==> flow/design.v <==
module sort_reg #(parameter DATA_WIDTH =8)(
    input logic clk,
    input logic rst,
    input logic clr,
    input logic GT_in,
    input logic [DATA_WIDTH-1:0] data_in,
    input logic [DATA_WIDTH-1:0] prev_data,
    input logic data_rdy,
    output logic [DATA_WIDTH-1:0] data_out,
    output logic GT
);
logic [DATA_WIDTH-1:0] data_out_d;
logic [DATA_WIDTH-1:0] data_out_q;
assign GT = (data_in >data_out_q);
assign data_out = data_out_q;
always_ff@(posedge clk or posedge rst)begin
    if(rst)begin
        data_out_q <= 'b0;
    end else if(clr) begin
        data_out_q <= 'b0;
    end else begin
        data_out_q <= data_out_d;
    end
end
always_comb begin
    if(data_rdy) begin
        if(GT && GT_in)begin
            data_out_d = prev_data;
        end else if(GT && !GT_in) begin
            data_out_d = data_in;
        end else begin
            data_out_d = data_out_q;
        end
    end else begin
        data_out_d = data_out_q;
    end
end
endmodule
module median_calc #(parameter POPSIZE = 100,DATA_WIDTH = 8)(
    input logic clk,
    input logic rst,
    input logic [DATA_WIDTH-1:0] data_in,
    input logic data_rdy,
    output [DATA_WIDTH-1:0] median,
    output data_vld
);
logic [DATA_WIDTH-1:0] data_out_array[POPSIZE:0];
logic GT_array[POPSIZE:0];
logic [$clog2(POPSIZE):0] counter_d;
logic [$clog2(POPSIZE):0] counter_q;
logic [DATA_WIDTH-1:0] median_d;
logic [DATA_WIDTH-1:0] median_q;
logic data_vld_q;
logic data_vld_d;
logic reg_rst;
logic [DATA_WIDTH-1:0] data_in_d;
logic [DATA_WIDTH-1:0] data_in_q;
logic data_rdy_d;
logic data_rdy_q;
logic reg_rst_d;
logic reg_rst_q;
assign reg_rst = reg_rst_q;
assign data_rdy_d = data_rdy;
assign data_in_d = data_in;
assign GT_array[POPSIZE] = 0;
assign data_vld = data_vld_q;
assign median = median_q;
genvar i;
generate
  for (i = 0; i < POPSIZE; i++) begin : instance_gen
    if (i == 0) begin
      sort_reg #(
        .DATA_WIDTH(DATA_WIDTH)
      ) instance_0 (
        .clk(clk),
        .rst(rst),
        .clr(reg_rst),
        .GT_in(1'b0),
        .data_in(data_in),
        .prev_data('b0),
        .data_out(data_out_array[0]),
        .GT(GT_array[0]),
        .data_rdy(data_rdy)
      );
    end else begin
      sort_reg #(
        .DATA_WIDTH(DATA_WIDTH)
      ) instance_i (
        .clk(clk),
        .rst(rst),
        .clr(reg_rst),
        .GT_in(GT_array[i-1]),  
        .data_in(data_in),
        .prev_data(data_out_array[i-1]),  
        .data_out(data_out_array[i]),
        .GT(GT_array[i]),
        .data_rdy(data_rdy)
      );
    end
  end
endgenerate
always_ff@(posedge clk or posedge rst)begin
    if(rst)begin
        counter_q <= 'b0;
        median_q <= 'b0;
        data_vld_q <= 'b0;
        data_in_q <= 'b0;
        data_rdy_q <='b0;
        reg_rst_q <= 'b0;
    end else begin
        data_in_q <=data_in_d;
        data_rdy_q <=data_rdy_d;
        counter_q <= counter_d;
        median_q <= median_d;
        data_vld_q <= data_vld_d;
        reg_rst_q <= reg_rst_d;
    end
end
always_comb begin
    reg_rst_d = 'b0;
        data_vld_d = 'b0;
        counter_d = counter_q;
        median_d = median_q;
        if (counter_q == POPSIZE) begin
            median_d = (POPSIZE % 2 == 0) ? data_out_array[POPSIZE/2 - 1] : data_out_array[POPSIZE/2];
            reg_rst_d = 'b1;
            data_vld_d = 'b1;
            counter_d = 'b0;
        end else if(counter_q == 0) begin
            reg_rst_d ='b0;
        end
        if (data_rdy) begin
            counter_d = counter_q + 1;
        end
    end
endmodule
# ---- Step by step through the tools: median_calc
# The steps from the RTL of median_calc to its reports follow in flow order.
# Line numbers count from 1 in the design file above.
# Cell names lack the library's common part.
# The mark n/a stands for no value.
dict set report design {
  top_module {median_calc}
  clock_port {clk}
  cell_library {sky130hd}
  corner {tt_025C_1v80}
}

# ---- Word level
# Counts by Yosys on the flattened word-level netlist (proc, flatten, opt, wreduce). Print and check cells are left out. Cells with the same type and inputs are merged into one.
dict set report word_totals {
  register_bits 417
  output_inout_bits 9
  elab_cells 556
  in_bits 11
}
dict set report op_classes {
  eq_ne 1
  n_cmp 50
  mux 202
  reduce_logical 249
  addsub 1
}
# op n
set op_table {}
lappend op_table {{8-bit 2-to-1 mux} 201}
lappend op_table {{8-bit > comparator} 50}
lappend op_table {{3-bit nonzero test} 49}
lappend op_table {{2-bit AND reduction} 50}
lappend op_table {{1-bit logical AND} 98}
lappend op_table {{1-bit logical NOT} 49}
lappend op_table {{8-bit by 1-bit adder with 8-bit output (second input constant)} 1}
lappend op_table {{8-bit by 7-bit equality test with 1-bit output (second input constant)} 1}
lappend op_table {{2-bit nonzero test} 3}
lappend op_table {{1-bit 2-to-1 mux} 1}

# ---- Depth
# Yosys ltp: most cells in a row. Word level: on the elaborated netlist, between registers, memories and ports. Mapped: between sequential cells and ports; inverters and the memories' decode and read muxes count.
dict set report depth {
  word_depth 7
  ABC_AREA 0
  ltp_mapped 12
  ltp_nobuf 8
}

# ---- After synthesis
# Source: synth_stat.txt of the flow (Yosys; design flattened, memories mapped). It holds for the ABC_AREA given above (unset counts as 0); a run with the other value may have another netlist.
dict set report mapped {
  flip_flops 417
  stdcells 3070
  seq_area_um2 10435.0
  area_um2 30292.8
  buffers 202
}
# cell n type_area_um2
set types {}
lappend types {dfrtp_1 417 1.04E+04}
lappend types {ha_1 402 5.03E+03}
lappend types {mux2i_1 200 2001.92}
lappend types {o2bb2ai_1 192 1.68E+03}
lappend types {o221ai_1 184 1.61E+03}
lappend types {inv_1 380 1.43E+03}
lappend types {nand4b_1 160 1.4E+03}
lappend types {nand3_1 210 1.05E+03}
lappend types {nand4_1 141 882.096}
lappend types {a21oi_1 163 815.782}
lappend types {o211ai_1 57 427.91}
lappend types {buf_2 81 405.389}
lappend types {a21oi_4 24 390.374}
lappend types {nor2b_1 49 306.544}
lappend types {nand2_1 74 277.766}
lappend types {clkbuf_1 67 251.491}
lappend types {o32a_1 24 240.23}
lappend types {a21o_1 29 217.709}
# Other cell types: 33; their cells: 216.
# The figures by module come from a second, unflattened synthesis with its own total; it is not the netlist above.
dict set report hier_totals {
  hier_cells 3561
  area_unflattened_um2 36040.8
}
# Each row is one instance without its submodules.
# mod seq_area_um2 mod_area_um2 cells instances
set modules {}
lappend modules {{sort_reg (DATA_WIDTH=8)} 200.2 705.7 70 50}
lappend modules {median_calc 425.4 757.0 61 1}

# ---- Timing after synthesis
# OpenSTA on the mapped netlist: ideal clock, no wires. The path of least setup slack (recovery checks aside). Input and output delay are each 20% of the period. Register names are those of the netlist, which keeps one name where synthesis merged equal registers.
dict set report synth_timing {
  path_kind {input to register}
  start {input data_in[0]}
  end {register instance_gen[0].genblk1.instance_0.data_out_q[0]}
  in_delay_ns 0.700
  t_required_ns 3.379
  path_buffers 4
  stages 12
  path_delay_ns 2.821
  t_arrival_ns 3.400
  path_slack_ns -0.021
  period_ns 3.5
  setup_ns 0.121
  synth_period_reached_ns 3.521
}
# "path_delay_ns" = arrival - input delay + setup time.
# "stages": output pins that drive a net of the path, with the launching flip-flop's if there is one; two outputs of one cell count as two.
# "synth_period_reached_ns" is the clock period less the worst setup slack; recovery checks do not enter. This is arithmetic on one report: input and output delays are still those of the set period (20% each).
# The rows between start and end are the longest chain of elaborated cells between them; the timing report does not say that the signal goes this way. Where chains are equally long, one stands for them.
# Each line given opens the expression or statement behind the cell; cells for indexed reads and writes are added by Yosys, which also makes memories of some case tables.
# At most two assigning lines are given for a register; there are more.
dict set report synth_via {
  path_cell_list {clkbuf_1 -> clkbuf_1 -> inv_1 -> ha_1 -> nor2b_4 -> o211ai_2 -> a21oi_1 -> o32a_1 -> buf_6 -> and2_4 -> buf_6 -> a22o_1}
  elab_chain_len 4
}
# item line_no
set synth_rtl {}
lappend synth_rtl {{start, declared} 42} ;# input logic [DATA_WIDTH-1:0] data_in,
lappend synth_rtl {{8-bit > comparator} 14} ;# assign GT = (data_in >data_out_q);
lappend synth_rtl {{8-bit 2-to-1 mux} 29} ;# end else if(GT && !GT_in) begin
lappend synth_rtl {{8-bit 2-to-1 mux} 26} ;# if(data_rdy) begin
lappend synth_rtl {{8-bit 2-to-1 mux} 19} ;# end else if(clr) begin
lappend synth_rtl {{end, assigned} 18} ;# data_out_q <= 'b0;
lappend synth_rtl {{end, assigned} 22} ;# data_out_q <= data_out_d;
lappend synth_rtl {{end, declared} 13} ;# logic [DATA_WIDTH-1:0] data_out_q;

# ---- Path in the finished layout
# Path of least setup slack in the final report of entry A (OpenROAD, finished layout, wires in). Where an end is a register, its clock arrival counts in the times.
dict set report layout_timing {
  path_kind {register to register}
  start {register instance_gen[6].genblk1.instance_i.data_out_q[1]}
  end {register instance_gen[6].genblk1.instance_i.data_out_q[4]}
  t_required_ns 2.44
  t_arrival_ns 2.61
  setup_ns 0.08
  path_slack_ns -0.17
  path_buffers 2
  stages 11
  period_ns 1.93
}
# The rows between start and end are the longest chain of elaborated cells between them; the timing report does not say that the signal goes this way. Where chains are equally long, one stands for them.
# At most two assigning lines are given for a register; there are more.
dict set report layout_via {
  path_cell_list {dfrtp_1 -> inv_2 -> ha_4 -> nor2b_4 -> o211ai_1 -> a21oi_1 -> o32a_4 -> buf_12 -> a21oi_4 -> buf_6 -> o2bb2ai_2}
  elab_chain_len 6
}
# item line_no
set layout_rtl {}
lappend layout_rtl {{start, declared} 13} ;# logic [DATA_WIDTH-1:0] data_out_q;
lappend layout_rtl {{start, assigned} 18} ;# data_out_q <= 'b0;
lappend layout_rtl {{start, assigned} 22} ;# data_out_q <= data_out_d;
lappend layout_rtl {{8-bit > comparator} 14} ;# assign GT = (data_in >data_out_q);
lappend layout_rtl {{1-bit logical AND} 29} ;# end else if(GT && !GT_in) begin
lappend layout_rtl {{8-bit 2-to-1 mux} 29}
lappend layout_rtl {{8-bit 2-to-1 mux} 27} ;# if(GT && GT_in)begin
lappend layout_rtl {{8-bit 2-to-1 mux} 26} ;# if(data_rdy) begin
lappend layout_rtl {{8-bit 2-to-1 mux} 19} ;# end else if(clr) begin
lappend layout_rtl {{end, assigned} 18}
lappend layout_rtl {{end, assigned} 22}
lappend layout_rtl {{end, declared} 13}

Subject: median_calc on sky130hd, stored results

Hello all,

Record of 5 stored runs of the RTL-to-layout flow on median_calc, platform sky130hd. The runs are unordered. Constraints: input delay and output delay 20% of the set period each, output load 0.01 pF.
"achieved_clock_period_ns" is the run's clock period less its worst setup slack. It is reckoned from that one timing run; input and output delays stay at 20% of the period that was set.
"worst_setup_path_time_ns" = time allowed to the worst setup path (clock period - input delay - output delay, where it has them) - its slack; a late launch clock adds to it, a late capture clock takes from it.
"final_power_uw": no workload was simulated; the value follows from the tool's default switching activity.

# entry A
==> flow/run.sh <==
#!/bin/bash
# the make line also repeats the synthesis and layout settings of config.mk as NAME=value (left out here)
make -C /OpenROAD-flow-scripts/flow DESIGN_CONFIG=/design/flow/config.mk WORK_HOME=/design/flow/orfs CLKGATE_MAP_FILE= finish
==> flow/config.mk <==
export PLATFORM = sky130hd
export DESIGN_NAME = median_calc
export DESIGN_NICKNAME = median_calc
export VERILOG_FILES = /design/flow/design.v
export SDC_FILE = /design/flow/constraint.sdc
export NUM_CORES = 4
export LEC_CHECK = 0
export ABC_AREA = 0
export CAP_MARGIN = 20
export CELL_PAD_IN_SITES_DETAIL_PLACEMENT = 0
export CORE_ASPECT_RATIO = 0.99
export CORE_MARGIN = 2
export CORE_UTILIZATION = 44
export CTS_CLUSTER_SIZE = 60
export GPL_ROUTABILITY_DRIVEN = 0
export SLEW_MARGIN = 20
export TNS_END_PERCENT = 30
==> flow/constraint.sdc <==
create_clock -name core_clock -period 1.93 [get_ports {clk}]
set_input_delay 0.3860 -clock core_clock [delete_from_list [all_inputs] [get_ports {clk}]]
set_output_delay 0.3860 -clock core_clock [all_outputs]
set_load 0.01 [all_outputs]

==> entry A: results <==
achieved_clock_period_ns=2.103
worst_setup_path_time_ns=2.10
worst_path_kind="register to register"
worstSetupSlack_ns=-0.173
final_power_uw=58367
layout_utilization_frac=0.566
ys_area_um2=30292.8
post_route_stdcell_area_um2=38479.4
die_footprint_um2=70961.9
fin_tns_ns=-12.454

# entry B
==> flow/run.sh <==
#!/bin/bash
# the make line also repeats the synthesis and layout settings of config.mk as NAME=value (left out here)
make -C /OpenROAD-flow-scripts/flow DESIGN_CONFIG=/design/flow/config.mk WORK_HOME=/design/flow/orfs CLKGATE_MAP_FILE= finish
==> flow/config.mk <==
export PLATFORM = sky130hd
export DESIGN_NAME = median_calc
export DESIGN_NICKNAME = median_calc
export VERILOG_FILES = /design/flow/design.v
export SDC_FILE = /design/flow/constraint.sdc
export NUM_CORES = 4
export LEC_CHECK = 0
export ABC_AREA = 1
export CAP_MARGIN = 35
export CELL_PAD_IN_SITES_DETAIL_PLACEMENT = 0
export CELL_PAD_IN_SITES_GLOBAL_PLACEMENT = 2
export CORE_MARGIN = 7
export CORE_UTILIZATION = 59
export CTS_CLUSTER_DIAMETER = 382
export GPL_ROUTABILITY_DRIVEN = 1
export GPL_TIMING_DRIVEN = 0
export MAX_ROUTING_LAYER = met4
export PLACE_DENSITY_LB_ADDON = 0.13
export SETUP_SLACK_MARGIN = 0.22
export SLEW_MARGIN = 20
export TNS_END_PERCENT = 65
==> flow/constraint.sdc <==
create_clock -name core_clock -period 2.61 [get_ports {clk}]
set_input_delay 0.5220 -clock core_clock [delete_from_list [all_inputs] [get_ports {clk}]]
set_output_delay 0.5220 -clock core_clock [all_outputs]
set_load 0.01 [all_outputs]

==> entry B: results <==
outcome="incomplete, placement halted on FLW-0024"

# entry C
==> flow/run.sh <==
#!/bin/bash
# the make line also repeats the synthesis and layout settings of config.mk as NAME=value (left out here)
make -C /OpenROAD-flow-scripts/flow DESIGN_CONFIG=/design/flow/config.mk WORK_HOME=/design/flow/orfs CLKGATE_MAP_FILE= finish
==> flow/config.mk <==
export PLATFORM = sky130hd
export DESIGN_NAME = median_calc
export DESIGN_NICKNAME = median_calc
export VERILOG_FILES = /design/flow/design.v
export SDC_FILE = /design/flow/constraint.sdc
export NUM_CORES = 4
export LEC_CHECK = 0
export ABC_AREA = 1
export CAP_MARGIN = 15
export CELL_PAD_IN_SITES_DETAIL_PLACEMENT = 0
export CELL_PAD_IN_SITES_GLOBAL_PLACEMENT = 2
export CORE_ASPECT_RATIO = 0.8
export CORE_MARGIN = 7
export CORE_UTILIZATION = 20
export CTS_CLUSTER_DIAMETER = 210
export GPL_ROUTABILITY_DRIVEN = 1
export GPL_TIMING_DRIVEN = 1
export MAX_ROUTING_LAYER = met5
export PLACE_DENSITY_LB_ADDON = 0.13
export SLEW_MARGIN = 20
export TNS_END_PERCENT = 65
==> flow/constraint.sdc <==
create_clock -name core_clock -period 4.53 [get_ports {clk}]
set_input_delay 0.9060 -clock core_clock [delete_from_list [all_inputs] [get_ports {clk}]]
set_output_delay 0.9060 -clock core_clock [all_outputs]
set_load 0.01 [all_outputs]

==> entry C: results <==
achieved_clock_period_ns=3.115
worst_setup_path_time_ns=2.21
worst_path_kind="register to output"
worstSetupSlack_ns=1.415
final_power_uw=25666
layout_utilization_frac=0.229
ys_area_um2=32941.6
post_route_stdcell_area_um2=37573.5
die_footprint_um2=176338.0
fin_tns_ns=0.000

# entry D
==> flow/run.sh <==
#!/bin/bash
# the make line also repeats the synthesis and layout settings of config.mk as NAME=value (left out here)
make -C /OpenROAD-flow-scripts/flow DESIGN_CONFIG=/design/flow/config.mk WORK_HOME=/design/flow/orfs CLKGATE_MAP_FILE= finish
==> flow/config.mk <==
export PLATFORM = sky130hd
export DESIGN_NAME = median_calc
export DESIGN_NICKNAME = median_calc
export VERILOG_FILES = /design/flow/design.v
export SDC_FILE = /design/flow/constraint.sdc
export NUM_CORES = 4
export LEC_CHECK = 0
export ABC_AREA = 0
export CAP_MARGIN = 20
export CELL_PAD_IN_SITES_DETAIL_PLACEMENT = 0
export CELL_PAD_IN_SITES_GLOBAL_PLACEMENT = 2
export CORE_ASPECT_RATIO = 0.8
export CORE_MARGIN = 7
export CORE_UTILIZATION = 20
export CTS_CLUSTER_DIAMETER = 210
export GPL_ROUTABILITY_DRIVEN = 1
export GPL_TIMING_DRIVEN = 1
export HOLD_SLACK_MARGIN = 0.05
export MAX_ROUTING_LAYER = met5
export MIN_ROUTING_LAYER = met2
export PLACE_DENSITY_LB_ADDON = 0.14
export SLEW_MARGIN = 20
export TNS_END_PERCENT = 85
==> flow/constraint.sdc <==
create_clock -name core_clock -period 4.53 [get_ports {clk}]
set_input_delay 0.9060 -clock core_clock [delete_from_list [all_inputs] [get_ports {clk}]]
set_output_delay 0.9060 -clock core_clock [all_outputs]
set_load 0.01 [all_outputs]

==> entry D: results <==
achieved_clock_period_ns=3.074
worst_setup_path_time_ns=2.17
worst_path_kind="register to output"
worstSetupSlack_ns=1.456
final_power_uw=22532
layout_utilization_frac=0.233
ys_area_um2=30292.8
post_route_stdcell_area_um2=34914.7
die_footprint_um2=162624.0
fin_tns_ns=0.000

# entry E
==> flow/run.sh <==
#!/bin/bash
# the make line also repeats the synthesis and layout settings of config.mk as NAME=value (left out here)
make -C /OpenROAD-flow-scripts/flow DESIGN_CONFIG=/design/flow/config.mk WORK_HOME=/design/flow/orfs CLKGATE_MAP_FILE= finish
==> flow/config.mk <==
export PLATFORM = sky130hd
export DESIGN_NAME = median_calc
export DESIGN_NICKNAME = median_calc
export VERILOG_FILES = /design/flow/design.v
export SDC_FILE = /design/flow/constraint.sdc
export NUM_CORES = 4
export LEC_CHECK = 0
export CAP_MARGIN = 20
export CELL_PAD_IN_SITES_DETAIL_PLACEMENT = 1
export CELL_PAD_IN_SITES_GLOBAL_PLACEMENT = 2
export CORE_ASPECT_RATIO = 1.31
export CORE_MARGIN = 2
export CORE_UTILIZATION = 65
export CTS_CLUSTER_DIAMETER = 75
export GPL_ROUTABILITY_DRIVEN = 0
export HOLD_SLACK_MARGIN = 0.12
export MAX_ROUTING_LAYER = met4
export PLACE_DENSITY_LB_ADDON = 0.22
export SETUP_SLACK_MARGIN = 0.17
export SLEW_MARGIN = 5
==> flow/constraint.sdc <==
create_clock -name core_clock -period 2.1 [get_ports {clk}]
set_input_delay 0.4200 -clock core_clock [delete_from_list [all_inputs] [get_ports {clk}]]
set_output_delay 0.4200 -clock core_clock [all_outputs]
set_load 0.01 [all_outputs]

==> entry E: results <==
outcome="incomplete, placement halted on FLW-0024"

Thanks
